==> flow/design.v <==
module alu(A, B, selector, R, flagZ, flagN, flagC);
    parameter BUS_SIZE = 32;
    input[BUS_SIZE - 1: 0] A;
    input[BUS_SIZE - 1: 0] B;
    input[2: 0] selector;
    output flagZ;
    output flagN;
    output reg flagC;
    output reg [BUS_SIZE - 1 : 0] R;
	always @(A, B, selector)
	begin
		flagC = 1'b0;
		if (selector == 3'b000)	
			{flagC, R} = A + B;
		else if (selector == 3'b001)
			R = A - B;
		else if (selector == 3'b010)
			R = A & B;
		else if (selector == 3'b011)
			R = A | B;
		else if (selector == 3'b100)
			R = A ^ B;
		else 
			R = {BUS_SIZE{1'b0}};
	end 
	assign flagZ = ~(|R);
	assign flagN = R[BUS_SIZE - 1];
endmodule
module extend_sign(dataIn, dataOut);
	parameter BUS_IN = 16;
	parameter BUS_SIZE = 32;
	input [BUS_IN - 1 : 0] dataIn;
	output [BUS_SIZE - 1 : 0] dataOut;
	assign dataOut = {{(BUS_SIZE - BUS_IN){dataIn[BUS_IN - 1]}}, dataIn};
endmodule 
module register(D, Q, enable, clk, rst);
	parameter BUS_SIZE = 32;
	input [BUS_SIZE - 1 : 0] D;
	input enable;
	input clk;
	input rst;
	output reg [BUS_SIZE - 1 : 0] Q;
	always @(posedge clk)
	begin
		if (rst)
			Q <= {BUS_SIZE{1'b0}};
		else if(enable)
			Q <= D;
	end
endmodule
module ports(
    input [2:0] portWrite,
    input valueWrite,
    input enWrite,
    output [7:0] valuePort,
    input clk,
    input rst
    );
	reg [7:0] enable;
	always @(portWrite, valueWrite)
	begin
		case(portWrite)
			3'd0:	enable = {{7{1'b0}}, 1'b1};
			3'd1:	enable = {{6{1'b0}}, 1'b1, {1{1'b0}}};
			3'd2:	enable = {{5{1'b0}}, 1'b1, {2{1'b0}}};
			3'd3:	enable = {{4{1'b0}}, 1'b1, {3{1'b0}}};
			3'd4:	enable = {{3{1'b0}}, 1'b1, {4{1'b0}}};
			3'd5:	enable = {{2{1'b0}}, 1'b1, {5{1'b0}}};
			3'd6:	enable = {{1{1'b0}}, 1'b1, {6{1'b0}}};
			3'd7:	enable = {1'b1, {7{1'b0}}};
		endcase 	
	end
	genvar i;
	generate
		for (i = 0; i < 8; i = i + 1)
		begin: GENERATE_REGISTERS_BLOCK
			register #(.BUS_SIZE(1)) regi (
				.D(valueWrite),
				.Q(valuePort[i]),
				.enable(enable[i] & enWrite),
				.clk(clk),
				.rst(rst)
			);
		end
	endgenerate
endmodule
module port_memory(dirSelect, enWrMemory, enWrPort, selectRead, inputPorts, valueWriteMem);
    input [7:0] dirSelect;
    output reg enWrMemory;
    output reg enWrPort;
    output reg selectRead;
    input [1:0] inputPorts;
    output reg [31:0] valueWriteMem;
    always @(*) begin
        selectRead = 1'b0;
        valueWriteMem = 32'b0;
        enWrMemory = 1'b0;
        enWrPort = 1'b0;
        if (dirSelect < 7'd8)
        begin
            enWrMemory = 1'b0;
            enWrPort = 1'b1;
        end else if (dirSelect == 7'd8 || dirSelect == 7'd9) begin
            selectRead = 1'b1;
            if (dirSelect == 7'd8) begin
                valueWriteMem = {{31'b0}, inputPorts[0]};              
            end else begin
                valueWriteMem = {{31'b0}, inputPorts[1]};
            end
        end else begin
            enWrMemory = 1'b1;
            enWrPort = 1'b0;
        end
    end
endmodule
module sram(outA, outB, clk, enWrite, writeData, dirWrite, dirA, dirB);
	parameter BUS_SIZE = 32;
	parameter DIR_SIZE_INTERNAL = 5;
	parameter MEM_SIZE = 32;
	input clk;
	input enWrite;
	input [BUS_SIZE - 1 : 0] writeData;
	input [DIR_SIZE_INTERNAL - 1 : 0] dirWrite;
	input [DIR_SIZE_INTERNAL - 1 : 0] dirA;
	input [DIR_SIZE_INTERNAL - 1 : 0] dirB;
	output [BUS_SIZE - 1 : 0] outA;
	output [BUS_SIZE - 1 : 0] outB;
	reg [BUS_SIZE - 1 : 0] MEM [0 : MEM_SIZE - 1];
	assign outA = (dirA == {DIR_SIZE_INTERNAL{1'b0}}) ? {BUS_SIZE{1'b0}} : MEM[dirA];
	assign outB = (dirB == {DIR_SIZE_INTERNAL{1'b0}}) ? {BUS_SIZE{1'b0}} : MEM[dirB];
	always @(posedge clk)
	begin
		if (enWrite)
			MEM[dirWrite] <= writeData;
	end	
endmodule 
module program_counter(clk, rst, enable, dirInBranch, dirInJump, dirSel, dirOut);
	parameter DIR_SIZE = 32;
	input clk;
	input rst;
	input enable;
	input [1 : 0] dirSel;
	input [DIR_SIZE - 1 : 0] dirInBranch;
	input [DIR_SIZE - 1 : 0] dirInJump;
	output reg [DIR_SIZE - 1 : 0] dirOut;
	wire [DIR_SIZE - 1 : 0] dirBranch_src, dirJump_src, dirNormal, dirOut_src;	
	reg [DIR_SIZE - 1 : 0] dirOut_A, dirOut_B, dirBranch, dirJump;
	assign dirOut_src = dirSel[0] == 1'b1 ? dirBranch : (dirSel[1] == 1'b1 ? dirJump_src : dirNormal);
	assign dirBranch_src = dirOut_B + dirInBranch;	
	assign dirJump_src = dirOut_B + dirInJump;
	assign dirNormal = dirOut + {{(DIR_SIZE - 1){1'b0}}, 1'b1};
	always @(posedge clk) begin
	   if (rst)
	       dirOut <= {DIR_SIZE{1'b0}};
	   else
	       dirOut <= dirOut_src;
	end	
	always @(posedge clk) begin
	   if (rst) begin
	       dirOut_A <= {DIR_SIZE{1'b0}};
	       dirOut_B <= {DIR_SIZE{1'b0}};
	       dirJump <= {DIR_SIZE{1'b0}};
	       dirBranch <= {DIR_SIZE{1'b0}};
	   end else begin
	       dirOut_A <= dirOut;
	       dirOut_B <= dirOut_A;
	       dirJump <= dirJump_src;
	       dirBranch <= dirBranch_src;
	   end
	end
endmodule 
module control_path(opCode, functionCode, MemaReg, enWrSram, ALUSelector, enWriteMemory, enablePC, fteALU, clk, rst, regDst, flagZ, dirSelPC);
	parameter BUS_SIZE = 32;
	parameter DIR_SIZE = 32;
	parameter OPC_SIZE = BUS_SIZE;
	input [6 - 1 : 0] opCode;
	input [6 - 1 : 0] functionCode;
	input clk;
	input rst;
	input flagZ;
	output reg MemaReg;
	output reg enWrSram;
	output reg [2 : 0] ALUSelector;
	output reg fteALU;
	output reg enWriteMemory;
	output reg enablePC;
	output reg regDst;
	output [1:0] dirSelPC;	
	reg branch_src;
	reg branch_A;
	reg branch_B;
	reg jump;
	reg regDst_src;
	reg [2 : 0] ALUSelector_src;
	reg fteALU_src;
	reg enWriteMemory_src; 
	reg enWriteMemory_A;
	reg MemaReg_src;
	reg MemaReg_A;
	reg MemaReg_B;
	reg enWrSram_src;
	reg enWrSram_A;
	reg enWrSram_B;
	always @(posedge clk) begin
	   if (rst) begin
	       regDst <= 1'b0;
	       ALUSelector <= 3'b000;
	       fteALU <= 1'b0;
	       branch_A <= 1'b0;
	       branch_B <= 1'b0;
	       enWriteMemory_A <= 1'b0;
	       enWriteMemory <= 1'b0;
	       MemaReg_A <= 1'b0;
	       MemaReg_B <= 1'b0;
	       MemaReg <= 1'b0;
	       enWrSram <= 1'b0;
	       enWrSram_A <= 1'b0;
	       enWrSram_B <= 1'b0;
	   end else begin
	       regDst <= regDst_src;
	       fteALU <= fteALU_src;
	       ALUSelector <= ALUSelector_src;
	       branch_A <= branch_src;
	       branch_B <= branch_A;
	       enWriteMemory_A <= enWriteMemory_src;
	       enWriteMemory <= enWriteMemory_A;
	       MemaReg_A <= MemaReg_src;
	       MemaReg_B <= MemaReg_A;
	       MemaReg <= MemaReg_B;
	       enWrSram_A <= enWrSram_src;
	       enWrSram_B <= enWrSram_A;
	       enWrSram <= enWrSram_B;
	   end
	end
	assign dirSelPC = {jump, branch_B & flagZ};
	always @(opCode, functionCode)
	begin
		MemaReg_src = 1'b0;
		enWrSram_src = 1'b0;
		ALUSelector_src = 3'b000;
		enWriteMemory_src = 1'b0;
		branch_src = 1'b0;
		jump = 1'b0;
		enablePC = 1'b1;
		fteALU_src = 1'b0;
		regDst_src = 1'b0;		
		if (opCode == 6'b0) begin
			regDst_src = 1'b1;
			case (functionCode)
				6'b100000: begin  
					ALUSelector_src = 3'b000;
                    enWrSram_src = 1'b1;
                end
				6'b100010: begin  
					ALUSelector_src = 3'b001;
                    enWrSram_src = 1'b1;
                end
				6'b100100: begin 
					ALUSelector_src = 3'b010;
                    enWrSram_src = 1'b1;
                end
				6'b100101: begin 
					ALUSelector_src = 3'b011;
                    enWrSram_src = 1'b1;
                end
				6'b100110: begin 
					ALUSelector_src = 3'b100;
                    enWrSram_src = 1'b1;
                end
				6'b000000: begin 
					ALUSelector_src = 3'b000;
			     end
				default: begin
					ALUSelector_src = 3'b000;
					enWrSram_src = 1'b0;
                end
			endcase
		end
		else begin
			case(opCode)
				6'b100011: begin  
					enWrSram_src = 1'b1;	
					fteALU_src = 1'b1;
					MemaReg_src = 1'b1;
				end
				6'b101011: begin  
					fteALU_src = 1'b1;
					enWriteMemory_src = 1'b1;
					regDst_src = 1'b0;
					MemaReg_src = 1'b0;
				end
				6'b000100: begin  
					branch_src = 1'b1;
					ALUSelector_src = 3'b001;
					regDst_src = 1'b0;	
					MemaReg_src = 1'b0;
				end
				6'b000010: begin  
					jump = 1'b1;
					regDst_src = 1'b0;
					fteALU_src = 1'b0;
					branch_src = 1'b0;	
					MemaReg_src = 1'b0;
					ALUSelector_src = 3'b000;
				end
				6'b001111: begin  
					regDst_src = 1'b0;
					fteALU_src = 1'b1;
					enWrSram_src = 1'b1;
				end
				6'b001000: begin  
				    fteALU_src = 1'b1;
					ALUSelector_src = 3'b000;
					enWrSram_src = 1'b1;
					regDst_src = 1'b0;
				end
				6'b001100: begin  
				    fteALU_src = 1'b1;
					ALUSelector_src = 3'b010;	
					enWrSram_src = 1'b1;
					regDst_src = 1'b0;
				end
				6'b001101: begin  
				    fteALU_src = 1'b1;
					ALUSelector_src = 3'b011;
					enWrSram_src = 1'b1;
					regDst_src = 1'b0; 
				end
				6'b001110: begin  
				    fteALU_src = 1'b1;
					ALUSelector_src = 3'b100;	
					enWrSram_src = 1'b1;
					regDst_src = 1'b0;
				end
				default: begin
					enWrSram_src = 1'b0;
					regDst_src = 1'b0;
					fteALU_src = 1'b0;
				end
			endcase
		end
	end
endmodule 
module data_path(opCode, MemaReg, enWrSram, ALUSelector, enablePC, fteALU, clk, rst, regDst, flagZ, dirSelPC, ALU_res_memory, outMemory_memory, DRB_reg_file_memory, imem_addr, imem_data);
	parameter BUS_SIZE = 32;
	parameter DIR_SIZE = BUS_SIZE;
	parameter OPC_SIZE = BUS_SIZE; 
	parameter DIR_SIZE_INTERNAL = 5;  
	input clk;
	input rst;
	input MemaReg;
	input enWrSram;
	input [2 : 0] ALUSelector;
	input enablePC;
	input fteALU;
	input regDst;
	output reg flagZ;
	input [1:0] dirSelPC;
	output [BUS_SIZE - 1 : 0] ALU_res_memory;
	input [BUS_SIZE - 1 : 0] outMemory_memory;
	output [BUS_SIZE - 1 : 0] DRB_reg_file_memory;	
	output [7 : 0] imem_addr;
	input [OPC_SIZE - 1 : 0] imem_data;
	output [OPC_SIZE - 1 : 0] opCode;
	wire [BUS_SIZE - 1 : 0] ALU_res;
	wire [BUS_SIZE - 1 : 0] DW_reg_file;	
	wire [BUS_SIZE - 1 : 0] ALU_inB;
	wire [BUS_SIZE - 1 : 0] extendedData6;
	wire [DIR_SIZE - 1 : 0] dirPC;
	wire [DIR_SIZE_INTERNAL - 1 : 0] dirWriteRF;
	wire flagN, flagC;
	reg [OPC_SIZE - 1 : 0] opCode_reg;
	wire [OPC_SIZE - 1 : 0] opCode_src;
	reg [BUS_SIZE - 1 : 0] DRA_reg_file_reg;
    reg [BUS_SIZE - 1 : 0] DRB_reg_file_reg;
    reg [BUS_SIZE - 1 : 0] DRB_B_reg_file_reg;
	wire [BUS_SIZE - 1 : 0] DRA_reg_file_src;
	wire [BUS_SIZE - 1 : 0] DRB_reg_file_src;
	wire [BUS_SIZE - 1 : 0] ALU_res_src;
	reg [BUS_SIZE - 1 : 0] ALU_res_reg;
	reg [BUS_SIZE - 1 : 0] ALU_B_res_reg;
	wire flagZ_src;
	wire [DIR_SIZE_INTERNAL - 1 : 0] RtE_src;
	reg [DIR_SIZE_INTERNAL - 1 : 0] RtE_reg;
	wire [DIR_SIZE_INTERNAL - 1 : 0] RdE_src;
	reg [DIR_SIZE_INTERNAL - 1 : 0] RdE_reg;
	wire [DIR_SIZE_INTERNAL - 1 : 0] dirWriteRF_src;
	reg [DIR_SIZE_INTERNAL - 1 : 0] dirWriteRFA_reg;
	reg [DIR_SIZE_INTERNAL - 1 : 0] dirWriteRFB_reg;
	reg [BUS_SIZE - 1 : 0] outMemory_reg;
	wire [BUS_SIZE - 1 : 0] extendedData16_src;
	reg [BUS_SIZE - 1 : 0] extendedData16_reg;
	assign RtE_src = opCode_reg[15 : 11];
	assign RdE_src = opCode_reg[20 : 16];
	assign opCode = opCode_reg;
	assign ALU_res_memory = ALU_res_reg;
	always @(posedge clk) begin
	   if (rst) begin
	       opCode_reg <= {OPC_SIZE{1'b0}};
	       DRA_reg_file_reg <= {BUS_SIZE{1'b0}};
	       DRB_reg_file_reg <= {BUS_SIZE{1'b0}};
	       DRB_B_reg_file_reg <= {BUS_SIZE{1'b0}};
	       ALU_res_reg <= {BUS_SIZE{1'b0}};
	       ALU_B_res_reg <= {BUS_SIZE{1'b0}};
	       RtE_reg <= {DIR_SIZE_INTERNAL{1'b0}};
	       RdE_reg <= {DIR_SIZE_INTERNAL{1'b0}};
	       dirWriteRFA_reg <= {DIR_SIZE_INTERNAL{1'b0}};
	       dirWriteRFB_reg <= {DIR_SIZE_INTERNAL{1'b0}};
	       outMemory_reg <= {BUS_SIZE{1'b0}};
	       extendedData16_reg <= {BUS_SIZE{1'b0}};
	       flagZ <= 1'b0;
	   end else begin
	       opCode_reg <= opCode_src;
	       DRA_reg_file_reg <= DRA_reg_file_src;
	       DRB_reg_file_reg <= DRB_reg_file_src;
	       DRB_B_reg_file_reg <= DRB_reg_file_reg; 
	       ALU_res_reg <= ALU_res_src;
	       ALU_B_res_reg <= ALU_res_reg;
	       RdE_reg <= RdE_src;
	       RtE_reg <= RtE_src;
	       dirWriteRFA_reg <= dirWriteRF_src;
	       dirWriteRFB_reg <= dirWriteRFA_reg;
	       outMemory_reg <= outMemory_memory;
	       flagZ <= flagZ_src;
	       extendedData16_reg <= extendedData16_src;
	   end	   
	end
	assign DW_reg_file = MemaReg ? outMemory_reg : ALU_B_res_reg;
	assign ALU_inB = fteALU ? extendedData16_reg : DRB_reg_file_reg;
	assign dirWriteRF_src = regDst ? RtE_reg : RdE_reg;
	assign DRB_reg_file_memory = DRB_B_reg_file_reg; 
	sram #(.BUS_SIZE(BUS_SIZE), .DIR_SIZE_INTERNAL(DIR_SIZE_INTERNAL)) RegFile (
		.outA(DRA_reg_file_src),
		.outB(DRB_reg_file_src),
		.clk(clk),
		.enWrite(enWrSram),
		.writeData(DW_reg_file),
		.dirWrite(dirWriteRFB_reg),  
		.dirA(opCode_reg[25 : 21]),  
		.dirB(opCode_reg[20 : 16])  
	);
	assign imem_addr = dirPC[7 : 0];
	assign opCode_src = imem_data;
	alu #(.BUS_SIZE(BUS_SIZE)) MyALU (
		.A(DRA_reg_file_reg),
		.B(ALU_inB),
		.selector(ALUSelector),
		.R(ALU_res_src),
		.flagZ(flagZ_src),
		.flagN(flagN),
		.flagC(flagC)
	);
	extend_sign #(.BUS_IN(16), .BUS_SIZE(BUS_SIZE)) ex_signal16(
		.dataIn(opCode_reg[15 : 0]),
		.dataOut(extendedData16_src)
	);
	extend_sign #(.BUS_IN(26), .BUS_SIZE(BUS_SIZE)) ex_signal6(
		.dataIn(opCode_reg[25 : 0]),
		.dataOut(extendedData6)
	);
	program_counter #(.DIR_SIZE(DIR_SIZE)) MyPC(
		.clk(clk),
		.rst(rst),
		.enable(enablePC),
		.dirInBranch(extendedData16_reg),
		.dirInJump(extendedData6),
		.dirSel(dirSelPC),
		.dirOut(dirPC)
	);
endmodule 
module microprocessor(clk, rst, outputPorts, inputPorts, imem_addr, imem_data, dmem_addr, dmem_we, dmem_wdata, dmem_rdata);
	parameter BUS_SIZE = 32;
	parameter DIR_SIZE = BUS_SIZE;
	parameter OPC_SIZE = BUS_SIZE; 
	parameter DIR_SIZE_INTERNAL = 5;  
	input clk;
	input rst;
	input [1:0] inputPorts;
	output [7:0] outputPorts;
	output [7:0] imem_addr;
	input [31:0] imem_data;
	output [7:0] dmem_addr;
	output dmem_we;
	output [31:0] dmem_wdata;
	input [31:0] dmem_rdata;
	wire MemaReg;
	wire rst_n;
	wire enWrSram;
	wire [2 : 0] ALUSelector;
	wire enWriteMemory;
	wire branch;
	wire jump;
	wire enablePC;
	wire fteALU;
	wire regDst;
	wire [OPC_SIZE - 1 : 0] opCode;
	wire flagZ;
	wire [1:0] dirSelPC;
	wire [BUS_SIZE - 1 : 0] outMemory;
	wire [BUS_SIZE - 1 : 0] DRB_reg_file;
	wire [BUS_SIZE - 1 : 0] ALU_res;	
	assign rst_n = rst;
	data_path #(.BUS_SIZE(BUS_SIZE), .DIR_SIZE(DIR_SIZE)) myData(
		.opCode(opCode),
		.MemaReg(MemaReg),
		.enWrSram(enWrSram),
		.ALUSelector(ALUSelector),
		.enablePC(enablePC),
		.fteALU(fteALU),
		.clk(clk),
		.rst(rst_n),
		.regDst(regDst),
		.dirSelPC(dirSelPC),
		.flagZ(flagZ),
		.ALU_res_memory(ALU_res),
		.outMemory_memory(outMemory),
		.DRB_reg_file_memory(DRB_reg_file),
		.imem_addr(imem_addr),
		.imem_data(imem_data)
	);
	control_path #(.BUS_SIZE(BUS_SIZE), .DIR_SIZE(DIR_SIZE)) myControl(
		.opCode(opCode[31:26]),
		.functionCode(opCode[5:0]),
		.MemaReg(MemaReg),
		.enWrSram(enWrSram),
		.ALUSelector(ALUSelector),
		.enWriteMemory(enWriteMemory),
		.fteALU(fteALU),
		.enablePC(enablePC),
		.clk(clk),
		.rst(rst_n),
		.regDst(regDst),
		.dirSelPC(dirSelPC),
		.flagZ(flagZ)	
	);
	wire [7:0] dirmemory;
	wire enablePortsController;
	wire enableMemoryController;
	wire selectReadMemory;
	wire [31:0] valueWriteMemAlt, memoryOut;
	assign dirmemory = ALU_res[7:0];
	assign dmem_addr = dirmemory;
	assign dmem_we = enWriteMemory & enableMemoryController;
	assign dmem_wdata = DRB_reg_file;
	assign memoryOut = dmem_rdata;
	assign outMemory = !selectReadMemory ? memoryOut : valueWriteMemAlt;
	port_memory cont_mem(
	   .dirSelect(dirmemory),
	   .enWrMemory(enableMemoryController),
	   .enWrPort(enablePortsController),
	   .selectRead(selectReadMemory),
	   .inputPorts(inputPorts),
	   .valueWriteMem(valueWriteMemAlt)
	);
	ports pt(
        .portWrite(dirmemory[2:0]),
        .valueWrite(DRB_reg_file[0]),
        .enWrite(enablePortsController & enWriteMemory),
        .valuePort(outputPorts),
        .clk(clk),
        .rst(rst_n)
	);
endmodule 
# == Reports on microprocessor ==
# The steps from the RTL of microprocessor to its reports follow in flow order.
# Lines are those of the file above, counted from 1.
# Operators: Yosys type, input widths -> output width; for muxes data width and select width s.
# Cell names lack the library's common part.
# The mark - stands for no value.
# setup
design,microprocessor
clock_port,clk
library,sky130hd
corner,tt_025C_1v80

# == Elaborated design ==
# Counts by Yosys on the flattened word-level netlist (proc, flatten, opt, wreduce; memories kept). Print and check cells are left out. Cells with the same type and inputs are merged into one.
# Yosys's memory passes give these memory sizes; they may raise the number of words (mostly to a power of two), join words into wider ones and drop unused or constant bits.
# op_classes
addsub,5
n_cmp,1
equal,20
mux,36
n_logic,15
reduce_and_logical,12
# ops
cell,count
$mux 32,13
$add 32x32->32,3
$eq 6x6->1 const B,7
$add 32x1->32 const B,1
$sub 32x32->32,1
$and 32x32->32,1
$or 32x32->32,1
$xor 32x32->32,1
$reduce_or 32->1,1
$eq 6x4->1 const B,5
$pmux 3 s4,2
$mux 1,17
$eq 8x4->1 const B,2
$and 1x1->1,11
$logic_not 5->1,2
$mux 5,2
$lt 8x4->1 const B,1
$reduce_or 7->1,1
$reduce_or 2->1,3
$eq 3x2->1 const B,2
$eq 6x2->1 const B,1
$eq 6x3->1 const B,1
$logic_not 6->1,1
$reduce_or 6->1,1
$mux 3,2
$reduce_or 5->1,1
$eq 3x1->1 const B,1
$eq 3x3->1 const B,1
# Other operator kinds: 3; their cells: 3.
# word_totals
ff_bits,348
mem_bits_rw,1024
rom_bits,64
clocked_rd_ports_x_width,72
mem_count,2
inputBits,68
elab_cells,127
# memory_table
memory,words,width,read_ports,wr,line_no,text
myData.RegFile.MEM,32,32,2,1,128,reg [BUS_SIZE - 1 : 0] MEM [0 : MEM_SIZE - 1];
(no name shown),8,8,1,0,62,case(portWrite)

# == Depth ==
# Depth = most cells in a row (Yosys ltp): at word level without a register or memory, in the mapped netlist without a sequential cell, where the memories' decode and read muxes count.
# depth
depth_word,9
abc_area,0
depth_mapped,18
depth_no_buf,15

# == Mapped cells and area ==
# Source: synth_stat.txt of the flow (Yosys; design flattened, memories mapped). It holds for the ABC_AREA given above (unset counts as 0); a run with the other value may have another netlist.
# Totals and module areas in this step are rounded.
# by_type
cell_type,count,area_total_um2
edfxtp_1,1024,3.07E+04
dfxtp_1,321,6.43E+03
mux4_2,256,5765.53
mux2i_1,409,4.09E+03
a21oi_1,451,2.26E+03
mux2_2,164,1.85E+03
ha_1,118,1.48E+03
nor2_1,316,1.19E+03
o221ai_1,135,1.18E+03
nor2b_1,146,913.376
clkbuf_1,243,912.125
o22ai_1,137,857.072
o21ai_0,159,795.763
inv_1,130,487.968
nor3_1,93,465.446
xnor2_1,46,402.886
nand2_1,81,304.042
and3_1,42,262.752
# Not listed: further types 72, cells in them 446.
# mapped
cell_count,4717
synth_area_um2,63500
ffs,1345
n_buf,345

# == Path before layout ==
# OpenSTA on the mapped netlist: ideal clock, no wires. The path of least setup slack (recovery checks aside). Input and output delay are each 20% of the period. Register names are those of the netlist, which keeps one name where synthesis merged equal registers.
# synth_path
path_type,reg-to-reg
start,register myControl.fteALU
end,register myData.flagZ
period_ps,6000
launch_ps,0
arrival_ps,4152
required_ps,5939
slack_ps,1787
delay_ps,4213
driving_pins,17
period_less_setup_slack_ps,4213
# "delay_ps" = arrival - input delay + setup time.
# "driving_pins": output pins that drive a net of the path, with the launching flip-flop's if there is one; two outputs of one cell count as two.
# "period_less_setup_slack_ps" = period - worst setup slack (recovery checks aside). The figure is calculated, with input and output delays left at 20% of the set period.
# Between the ends stands the longest chain of elaborated cells between them, by number of cells; it is not shown to be the way that was timed. Of several equally long chains one is given.
# A line is the first line of the expression or statement that the cell stems from. Yosys adds cells for indexed reads and writes and turns some case tables into memories.
# synth_via
path_cell_list,dfxtp_1 -> clkbuf_1 -> clkbuf_1 -> mux2i_1 -> inv_1 -> ha_1 -> fa_1 -> a21o_1 -> a221o_2 -> xor2_1 -> a221oi_2 -> nand4_1 -> a2111oi_4 -> nand4_1 -> nor4_1 -> and4_1 -> and4b_1
elab_chain_len,9
# synth_rtl
element,line_no,text
"start, declared",184,output reg fteALU;
"start, assigned",208,fteALU <= 1'b0;
"start, assigned",221,fteALU <= fteALU_src;
$mux 32,429,assign ALU_inB = fteALU ? extendedData16_reg : DRB_reg_file_reg;
$xor 32x32->32,22,R = A ^ B;
$mux 32,21,else if (selector == 3'b100)
$mux 32,19,else if (selector == 3'b011)
$mux 32,17,else if (selector == 3'b010)
$mux 32,15,else if (selector == 3'b001)
$mux 32,13,if (selector == 3'b000)
$reduce_or 32->1,26,assign flagZ = ~(|R);
$not 1->1,26,
"end, assigned",411,flagZ <= 1'b0;
"end, assigned",424,flagZ <= flagZ_src;
"end, declared",357,output reg flagZ;

# == Worst path after layout ==
# Path of least setup slack in the final report of record 2 (OpenROAD, finished layout, wires in). Where an end is a register, its clock arrival counts in the times.
# The path's times are printed in steps of 10 ps; the period is the one set.
# layout_path
path_type,reg-to-reg
start,register myControl.fteALU
end,register myData.flagZ
period_ps,3990
launch_ps,810
arrival_ps,5420
required_ps,4730
slack_ps,-690
driving_pins,18
# Between the ends stands the longest chain of elaborated cells between them, by number of cells; it is not shown to be the way that was timed. Of several equally long chains one is given.
# layout_via
path_cell_list,dfxtp_2 -> clkbuf_16 -> clkbuf_16 -> buf_12 -> mux2i_4 -> inv_1 -> ha_1 -> a21o_1 -> a31o_1 -> or2_4 -> xnor2_1 -> a32oi_1 -> nand4_1 -> a2111oi_4 -> nand4_1 -> nor4_4 -> and4_4 -> and4b_4
elab_chain_len,9
# layout_rtl
element,line_no,text
"start, declared",184,output reg fteALU;
"start, assigned",208,fteALU <= 1'b0;
"start, assigned",221,fteALU <= fteALU_src;
$mux 32,429,assign ALU_inB = fteALU ? extendedData16_reg : DRB_reg_file_reg;
$xor 32x32->32,22,R = A ^ B;
$mux 32,21,else if (selector == 3'b100)
$mux 32,19,else if (selector == 3'b011)
$mux 32,17,else if (selector == 3'b010)
$mux 32,15,else if (selector == 3'b001)
$mux 32,13,if (selector == 3'b000)
$reduce_or 32->1,26,assign flagZ = ~(|R);
$not 1->1,26,
"end, assigned",411,flagZ <= 1'b0;
"end, assigned",424,flagZ <= flagZ_src;
"end, declared",357,output reg flagZ;

# Measured data: module microprocessor, platform sky130hd, 2 stored runs of the flow under differing settings, order arbitrary. Input and output delays are each 20% of the period that was set; the output load is 0.01 pF.
# "period_less_ws_ps" is the run's clock period less its worst setup slack. It is reckoned from that one timing run; input and output delays stay at 20% of the period that was set.
# "worstPathTime_ps": the worst setup path's part of the clock period (all of it between registers, 20% less for each end at a port) less its slack. A launch clock that arrives late makes it longer, a capture clock that arrives late makes it shorter.
# "total_power_mw" rests on the timing tool's default activity at the inputs, not on a simulated workload.
# "worstPathTime_ps" is given in steps of 10 ps.
# The results are shown rounded.
# Among the settings, n/a means not set for that run.
# Results: n/a = not shown.
stored run,ABC_AREA,CAP_MARGIN,CELL_PAD_IN_SITES_GLOBAL_PLACEMENT,CORE_UTILIZATION,CTS_CLUSTER_DIAMETER,CTS_CLUSTER_SIZE,MAX_ROUTING_LAYER,SLEW_MARGIN,period_ns,CORE_MARGIN,CELL_PAD_IN_SITES_DETAIL_PLACEMENT,CORE_ASPECT_RATIO,GPL_ROUTABILITY_DRIVEN,GPL_TIMING_DRIVEN,MIN_ROUTING_LAYER,PLACE_DENSITY_LB_ADDON,SETUP_SLACK_MARGIN,TNS_END_PERCENT,synth_chip_area_um2,design_die_area_um2,layout_stdcell_area_um2,finish.utilization_pct,setup_worst_slack_ps,tns_ps,ws_hold_ps,total_power_mw,period_less_ws_ps,worstPathTime_ps,critical_path_kind
record 1,1,25,3,54,371,73,met4,35,4.95,2,n/a,n/a,n/a,n/a,n/a,n/a,n/a,n/a,n/a,n/a,n/a,n/a,n/a,n/a,n/a,n/a,n/a,n/a,n/a
record 2,0,40,1,24,123,32,met5,0,3.99,8,1,1.02,1,0,met2,0.05,0.41,25,63500,281000,79000,30.1,-693,-1090,407,30.1,4683,4680,reg-to-reg
# Record 1: not finished: placement ended with error GPL-0301
